==> flow/design.v <==
module branch_history_register #(parameter M = 4) (
    input logic clk,
    input logic reset,
    input logic branch_outcome,   
    output logic [M-1:0] bhr_out  
);
    always_ff @(posedge clk or posedge reset) begin
        if (reset) 
            bhr_out <= 0;  
        else 
            bhr_out <= {bhr_out[M-2:0], branch_outcome};  
    end
endmodule
module mnk_bit_predictor #(parameter K = 4,
                        parameter N = 2,
                        parameter M = 4
                        ) (
    input logic clk,
    input logic reset,
    input logic [K-1:0] index,
    input logic [M-1:0] bhr_in,
    input logic branch_outcome,        
    output logic prediction            
);
    logic [N-1:0] pht [((1<<K)*(1<<M))-1:0];  
    logic [K + M -1:0] new_index;
    assign new_index = {bhr_in,index};
    assign prediction = pht[new_index][N-1];
    always_ff @(posedge clk , posedge reset) begin
        if (reset) begin
            for (int i = 0; i < (1<<K)*(1<<M); i++)
                pht[i] <= 0;  
        end
        else begin
            if (branch_outcome) begin
                if (~(&pht[new_index]))
                    pht[new_index] <= pht[new_index] + 1;
            end
            else begin
                if (pht[new_index] > 0)
                    pht[new_index] <= pht[new_index] - 1;
            end
        end
    end
endmodule
module predictor_top #(parameter M = 3, parameter K = 4, parameter N = 3) (
    input logic clk,
    input logic reset,
    input logic [K-1:0] index,
    input logic branch_outcome,  
    output logic prediction,      
    output logic success
);
    logic [M-1:0] bhr_out;      
    branch_history_register #(M) bhr_inst (
        .clk(clk),
        .reset(reset),
        .branch_outcome(branch_outcome),
        .bhr_out(bhr_out)
    );
    mnk_bit_predictor #(K, N, M) pht_inst (
        .clk(clk),
        .reset(reset),
        .index(index),
        .bhr_in (bhr_out),
        .branch_outcome(branch_outcome),
        .prediction(prediction)
    );
    always_comb  begin
        if (prediction == branch_outcome)
        begin success = 1; end
        else begin
        success = 0;
        end
    end 
endmodule
# --- From RTL to reports: predictor_top ---
# Each step is given for the RTL above and for the edited RTL.
# "before" refers to lines of the RTL above, "after" to lines of the edited file.
# "diff": "after" minus "before" as printed here.
design:
  top_module: "predictor_top"
  clock: "clk"
  cell_library: "sky130hd"
  pvt_corner: "tt_025C_1v80"

# --- The edit ---
# The edit as a unified diff against the file above.
# This change comes from a script, not from a designer. The edited design behaves differently; no optimisation was intended.
# begin of diff
@@ -35,5 +35,5 @@
             if (branch_outcome) begin
                 if (~(&pht[new_index]))
-                    pht[new_index] <= pht[new_index] + 1;
+                    pht[new_index] <= pht[new_index] - 1;
             end
             else begin
# end of diff

# --- After elaboration ---
# Source: Yosys, flattened and elaborated. Widths are those after wreduce. Registers that Yosys merges into a memory's read port (data or address) are not register bits. Print and check cells do not count. Equal cells are merged and count once.
word_totals:
  columns: ["element", "before", "after", "diff"]
  rows:
  - ["elab_cells", 1040, 1040, 0]
  - ["regBits", 387, 387, 0]
  - ["output_inout_bits", 2, 2, 0]
  - ["inputBits", 7, 7, 0]
op_classes:
  columns: ["element", "before", "after", "diff"]
  rows:
  - ["n_cmp", 1, 1, 0]
  - ["equal", 129, 129, 0]
  - ["add_sub_neg", 2, 2, 0]
  - ["n_reduce_logical", 131, 131, 0]
  - ["mux", 648, 648, 0]
op_table:
  columns: ["op", "before", "after", "diff"]
  rows:
  - ["adder 3 x 1 -> 3 bit (second input constant)", 1, 0, -1]
  - ["subtractor 3 x 1 -> 3 bit (second input constant)", 1, 2, 1]
  - ["two-way mux 3 bit", 646, 646, 0]
  - ["AND reduction 3 bit", 129, 129, 0]
  - ["equality test 7 bit (second input constant)", 64, 64, 0]
  - ["equality test 7 x 6 -> 1 bit (second input constant)", 32, 32, 0]
  - ["equality test 7 x 5 -> 1 bit (second input constant)", 16, 16, 0]
  - ["equality test 7 x 4 -> 1 bit (second input constant)", 8, 8, 0]
  - ["equality test 7 x 3 -> 1 bit (second input constant)", 4, 4, 0]
  - ["equality test 7 x 2 -> 1 bit (second input constant)", 2, 2, 0]
  - ["equality test 1 bit", 1, 1, 0]
  - ["equality test 7 x 1 -> 1 bit (second input constant)", 1, 1, 0]
  - ["> comparator 3 x 1 -> 1 bit (second input constant)", 1, 1, 0]
  - ["zero test 7 bit", 1, 1, 0]
  - ["two-way mux 1 bit", 1, 1, 0]
  - ["!= test 2 bit (second input constant)", 1, 1, 0]
  - ["case mux 3 bit (select 128 bit)", 1, 1, 0]
  - ["nonzero test 2 bit", 1, 1, 0]

# --- Logic depth ---
# Depth = most cells in a row (Yosys ltp): at word level without a register or memory, in the mapped netlist without a sequential cell, where the memories' decode and read muxes count.
depth:
  columns: ["element", "before", "after", "diff"]
  rows:
  - ["depth_word", 10, 10, 0]
  - ["abc_area", "0", "0", null]
  - ["ltp_mapped", 19, 23, 4]
  - ["ltp_nobuf", 10, 15, 5]

# --- Netlist ---
# Yosys stat after the flow's synthesis: flattened, memories mapped to cells. It holds for the ABC_AREA given above (unset counts as 0); a run with the other value may have another netlist.
synth_totals:
  columns: ["element", "before", "after", "diff"]
  rows:
  - ["ff_cells", 387, 387, 0]
  - ["stdcells", 1795, 2063, 268]
  - ["n_buf", 181, 193, 12]
  - ["area_um2", 19510.0, 21089.0, 1579.0]
  - ["sequential_area_um2", 9684.3, 9684.3, 0.0]
types:
  columns: ["cell_type", "before", "after", "diff"]
  rows:
  - ["sky130_fd_sc_hd__inv_1", 15, 229, 214]
  - ["sky130_fd_sc_hd__o21ai_0", 246, 75, -171]
  - ["sky130_fd_sc_hd__mux2_2", 253, 94, -159]
  - ["sky130_fd_sc_hd__mux2i_1", 7, 148, 141]
  - ["sky130_fd_sc_hd__a21boi_1", 0, 83, 83]
  - ["sky130_fd_sc_hd__a22oi_1", 58, 107, 49]
  - ["sky130_fd_sc_hd__a21oi_1", 21, 63, 42]
  - ["sky130_fd_sc_hd__mux2_1", 8, 41, 33]
  - ["sky130_fd_sc_hd__nand3_1", 67, 36, -31]
  - ["sky130_fd_sc_hd__a221oi_1", 1, 32, 31]
  - ["sky130_fd_sc_hd__o211ai_1", 28, 4, -24]
  - ["sky130_fd_sc_hd__o22ai_1", 20, 39, 19]
  - ["sky130_fd_sc_hd__a211oi_1", 2, 20, 18]
  - ["sky130_fd_sc_hd__a2bb2oi_1", 2, 20, 18]
  - ["sky130_fd_sc_hd__mux2_4", 16, 0, -16]
  - ["sky130_fd_sc_hd__a211oi_4", 0, 15, 15]
  - ["sky130_fd_sc_hd__clkbuf_1", 85, 96, 11]
  - ["sky130_fd_sc_hd__and3b_1", 19, 8, -11]
# The list need not be complete.
# By module: a second synthesis without flattening, with its own total; a netlist apart from the flattened one above.
hier_totals:
  columns: ["element", "before", "after", "diff"]
  rows:
  - ["hier_cells", 1616, 2037, 421]
  - ["area_unflattened_um2", 19562.5, 19626.3, 63.8]
# Each row is one instance without its submodules.
modules_before:
  columns: ["module", "instances", "n_cells", "seq_area_um2", "area_um2"]
  rows:
  - ["mnk_bit_predictor", 1, 1611, 9609.2, 19474.9]
  - ["branch_history_register (M=3)", 1, 4, 75.1, 78.8]
  - ["predictor_top", 1, 1, 0.0, 8.8]
modules_after:
  columns: ["module", "instances", "n_cells", "seq_area_um2", "area_um2"]
  rows:
  - ["mnk_bit_predictor", 1, 2032, 9609.2, 19538.7]
  - ["branch_history_register (M=3)", 1, 4, 75.1, 78.8]
  - ["predictor_top", 1, 1, 0.0, 8.8]

# --- Worst setup path after synthesis ---
# Source: OpenSTA report_checks on the synthesized netlist (no wires, ideal clock, input and output delay 20% of the period each), path of least setup slack; recovery checks are left aside. Register names are those of the netlist, which keeps one name where synthesis merged equal registers.
synth_path:
  columns: ["element", "before", "after", "diff"]
  rows:
  - ["kind", "input-to-reg", "input-to-reg", null]
  - ["start", "input index[3]", "input index[3]", null]
  - ["end", "register pht_inst.pht[56][2]", "register pht_inst.pht[64][2]", null]
  - ["stages", 17, 21, 4]
  - ["n_path_buf", 8, 8, 0]
  - ["tclk_ps", 6000, 6000, 0]
  - ["path_delay_ps", 3542, 4047, 505]
  - ["t_first_pin_ps", 1200, 1200, 0]
  - ["arrival_ps", 4614, 5143, 529]
  - ["slack_ps", 1259, 753, -506]
  - ["setup_ps", 128, 104, -24]
  - ["in_delay_ps", 1200, 1200, 0]
  - ["t_required_ps", 5872, 5896, 24]
  - ["synth_period_reached_ps", 4741, 5247, 506]
# "path_delay_ps" is the arrival time less input delay plus setup time.
# "stages": output pins that drive a net of the path, with the launching flip-flop's if there is one; two outputs of one cell count as two.
# "synth_period_reached_ps" = period - worst setup slack (recovery checks aside). The figure is calculated, with input and output delays left at 20% of the set period.
# Between the ends stands the longest chain of elaborated cells between them, by number of cells; it is not shown to be the way that was timed. Of several equally long chains one is given.
# Each line given opens the expression or statement behind the cell; cells for indexed reads and writes are added by Yosys, which also makes memories of some case tables.
# At most two assigning lines are given for a register; there are more.
synth_via_before:
  cell_sequence: "sky130_fd_sc_hd__buf_6 sky130_fd_sc_hd__buf_6 sky130_fd_sc_hd__buf_2 sky130_fd_sc_hd__buf_2 sky130_fd_sc_hd__buf_1 sky130_fd_sc_hd__mux2i_1 sky130_fd_sc_hd__o32ai_1 sky130_fd_sc_hd__a2111oi_0 sky130_fd_sc_hd__nand4_1 sky130_fd_sc_hd__nor4b_2 sky130_fd_sc_hd__nor2_1 sky130_fd_sc_hd__buf_2 sky130_fd_sc_hd__fa_1 sky130_fd_sc_hd__xor2_1 sky130_fd_sc_hd__buf_2 sky130_fd_sc_hd__buf_2 sky130_fd_sc_hd__mux2_1"
  elab_chain_len: 10
  cells_between: 147
  classes_between: "2 x add/sub; 1 x compare; 128 x eq/ne; 12 x mux; 4 x reduce/logical"
synth_rtl_before:
  columns: ["element", "line_no", "text"]
  rows:
  - ["start, declared", 49, "input logic [K-1:0] index,"]
  - ["equality test 7 bit", 40, "if (pht[new_index] > 0)"]
  - ["case mux 3 bit (select 128 bit)", 40, null]
  - ["two-way mux 3 bit", 35, "if (branch_outcome) begin"]
  - ["> comparator 3 x 1 -> 1 bit", 40, null]
  - ["two-way mux 3 bit", 40, null]
  - ["two-way mux 3 bit", 35, null]
  - ["subtractor 3 x 1 -> 3 bit", 41, "pht[new_index] <= pht[new_index] - 1;"]
  - ["two-way mux 3 bit", 41, null]
  - ["two-way mux 3 bit", 40, null]
  - ["two-way mux 3 bit", 35, null]
  - ["end, assigned", 37, "pht[new_index] <= pht[new_index] + 1;"]
  - ["end, assigned", 41, null]
  - ["end, declared", 25, "logic [N-1:0] pht [((1<<K)*(1<<M))-1:0];"]
synth_via_after:
  cell_sequence: "sky130_fd_sc_hd__buf_2 sky130_fd_sc_hd__clkbuf_1 sky130_fd_sc_hd__nand4b_1 sky130_fd_sc_hd__buf_2 sky130_fd_sc_hd__nor2_1 sky130_fd_sc_hd__a2111oi_0 sky130_fd_sc_hd__nand4_1 sky130_fd_sc_hd__nor3_1 sky130_fd_sc_hd__nand3_1 sky130_fd_sc_hd__o21ai_0 sky130_fd_sc_hd__clkbuf_1 sky130_fd_sc_hd__buf_2 sky130_fd_sc_hd__ha_1 sky130_fd_sc_hd__clkbuf_1 sky130_fd_sc_hd__inv_1 sky130_fd_sc_hd__nor2_1 sky130_fd_sc_hd__o21a_1 sky130_fd_sc_hd__buf_4 sky130_fd_sc_hd__a31oi_4 sky130_fd_sc_hd__buf_2 sky130_fd_sc_hd__a221oi_1"
  elab_chain_len: 10
  cells_between: 147
  classes_between: "2 x add/sub; 1 x compare; 128 x eq/ne; 12 x mux; 4 x reduce/logical"
synth_rtl_after:
  columns: ["element", "line_no", "text"]
  rows:
  - ["start, declared", 49, "input logic [K-1:0] index,"]
  - ["equality test 7 bit", 40, "if (pht[new_index] > 0)"]
  - ["case mux 3 bit (select 128 bit)", 40, null]
  - ["two-way mux 3 bit", 35, "if (branch_outcome) begin"]
  - ["> comparator 3 x 1 -> 1 bit", 40, null]
  - ["two-way mux 3 bit", 40, null]
  - ["two-way mux 3 bit", 35, null]
  - ["subtractor 3 x 1 -> 3 bit", 41, "pht[new_index] <= pht[new_index] - 1;"]
  - ["two-way mux 3 bit", 41, null]
  - ["two-way mux 3 bit", 40, null]
  - ["two-way mux 3 bit", 35, null]
  - ["end, assigned", 37, "pht[new_index] <= pht[new_index] - 1;"]
  - ["end, assigned", 41, null]
  - ["end, declared", 25, "logic [N-1:0] pht [((1<<K)*(1<<M))-1:0];"]

# --- Worst path after layout ---
# From the final timing report of each run of set A: the path of least setup slack in the routed layout; clock arrival at registers is part of the times.
# The report prints the path's times to 10 ps; the period is as set.
layout_path:
  columns: ["element", "before", "after", "diff"]
  rows:
  - ["kind", "input-to-output", "input-to-output", null]
  - ["start", "input index[1]", "input index[2]", null]
  - ["end", "output success", "output success", null]
  - ["t_first_pin_ps", 1200, 1200, 0]
  - ["arrival_ps", 4620, 4730, 110]
  - ["in_delay_ps", 1200, 1200, 0]
  - ["n_path_buf", 4, 4, 0]
  - ["out_delay_ps", 1200, 1200, 0]
  - ["stages", 12, 12, 0]
  - ["slack_ps", 180, 70, -110]
  - ["t_required_ps", 4800, 4800, 0]
  - ["tclk_ps", 6000, 6000, 0]
# Between the ends stands the longest chain of elaborated cells between them, by number of cells; it is not shown to be the way that was timed. Of several equally long chains one is given.
layout_via_before:
  cell_sequence: "sky130_fd_sc_hd__buf_2 sky130_fd_sc_hd__buf_12 sky130_fd_sc_hd__nor2_1 sky130_fd_sc_hd__or3_1 sky130_fd_sc_hd__o2111ai_1 sky130_fd_sc_hd__or4_1 sky130_fd_sc_hd__or2_0 sky130_fd_sc_hd__buf_4 sky130_fd_sc_hd__nor2_1 sky130_fd_sc_hd__nor2_1 sky130_fd_sc_hd__xnor2_1 sky130_fd_sc_hd__clkdlybuf4s50_1"
  elab_chain_len: 4
  cells_between: 131
  classes_between: "128 x eq/ne; 2 x mux; 1 x reduce/logical"
layout_rtl_before:
  columns: ["element", "line_no", "text"]
  rows:
  - ["start, declared", 49, "input logic [K-1:0] index,"]
  - ["equality test 7 bit", 28, "assign prediction = pht[new_index][N-1];"]
  - ["case mux 3 bit (select 128 bit)", 28, null]
  - ["equality test 1 bit", 70, "if (prediction == branch_outcome)"]
  - ["two-way mux 1 bit", 70, null]
  - ["end, declared", 52, "output logic success"]
layout_via_after:
  cell_sequence: "sky130_fd_sc_hd__buf_2 sky130_fd_sc_hd__buf_4 sky130_fd_sc_hd__and4bb_1 sky130_fd_sc_hd__buf_4 sky130_fd_sc_hd__a222oi_1 sky130_fd_sc_hd__a31oi_1 sky130_fd_sc_hd__nor3_1 sky130_fd_sc_hd__and2_1 sky130_fd_sc_hd__and3_1 sky130_fd_sc_hd__nor2_4 sky130_fd_sc_hd__xnor2_1 sky130_fd_sc_hd__clkdlybuf4s50_1"
  elab_chain_len: 4
  cells_between: 131
  classes_between: "128 x eq/ne; 2 x mux; 1 x reduce/logical"
layout_rtl_after:
  columns: ["element", "line_no", "text"]
  rows:
  - ["start, declared", 49, "input logic [K-1:0] index,"]
  - ["equality test 7 bit", 28, "assign prediction = pht[new_index][N-1];"]
  - ["case mux 3 bit (select 128 bit)", 28, null]
  - ["equality test 1 bit", 70, "if (prediction == branch_outcome)"]
  - ["two-way mux 1 bit", 70, null]
  - ["end, declared", 52, "output logic success"]

# --- Measured runs ---
# Both versions went through the flow (Yosys, OpenROAD) with the same settings in each pair. Constraints: input delay and output delay 20% of the set period each, output load 0.01 pF.
settings_set_A:
  CORE_UTILIZATION: 40
  PLACE_DENSITY: 0.6
  period_ns: 6.0
  CAP_MARGIN: 20
  CORE_MARGIN: 2
  SLEW_MARGIN: 20
measured_set_A:
  columns: ["element", "before", "after", "diff"]
  rows:
  - ["synth_chip_area_um2", 19510.0, 21089.0, 1579.0]
  - ["design_die_area_um2", 50557.5, 54576.0, 4018.5]
  - ["finalUtil_pct", 48.2, 49.4, 1.2]
  - ["fin_power_mw", 8.547, 8.895, 0.348]
  - ["finalCellArea_um2", 23095.9, 25849.8, 2753.9]
  - ["tns_setup_ps", 0, 0, 0]
  - ["worst_setup_slack_ps", 175, 67, -108]
  - ["achievedPeriod_ps", 5825, 5933, 108]
  - ["worst_hold_slack_ps", 488, 494, 6]
settings_set_B:
  CAP_MARGIN: 35
  CORE_UTILIZATION: 66
  MAX_ROUTING_LAYER: "met5"
  PLACE_DENSITY_LB_ADDON: 0.12
  TNS_END_PERCENT: 80
  period_ns: 6.04
  CORE_MARGIN: 2
  SLEW_MARGIN: 20
measured_set_B:
  columns: ["element", "before", "after", "diff"]
  rows:
  - ["synth_chip_area_um2", 19510.0, 21089.0, 1579.0]
  - ["design_die_area_um2", 30951.4, 33399.4, 2448.0]
  - ["finalUtil_pct", 76.0, 79.6, 3.6]
  - ["fin_power_mw", 7.958, 8.778, 0.820]
  - ["finalCellArea_um2", 21999.8, 25037.8, 3038.0]
  - ["tns_setup_ps", -15, 0, 15]
  - ["worst_setup_slack_ps", -15, 90, 105]
  - ["achievedPeriod_ps", 6055, 5950, -105]
  - ["worst_hold_slack_ps", 491, 489, -2]
# "achievedPeriod_ps": clock period set for the run, less the worst setup slack. It is reckoned from that one timing run; input and output delays stay at 20% of the period that was set.
# By "fin_power_mw" is meant OpenSTA's value without simulated activity: inputs other than the clock are taken to toggle once in ten clock periods, and the tool carries that through the logic.
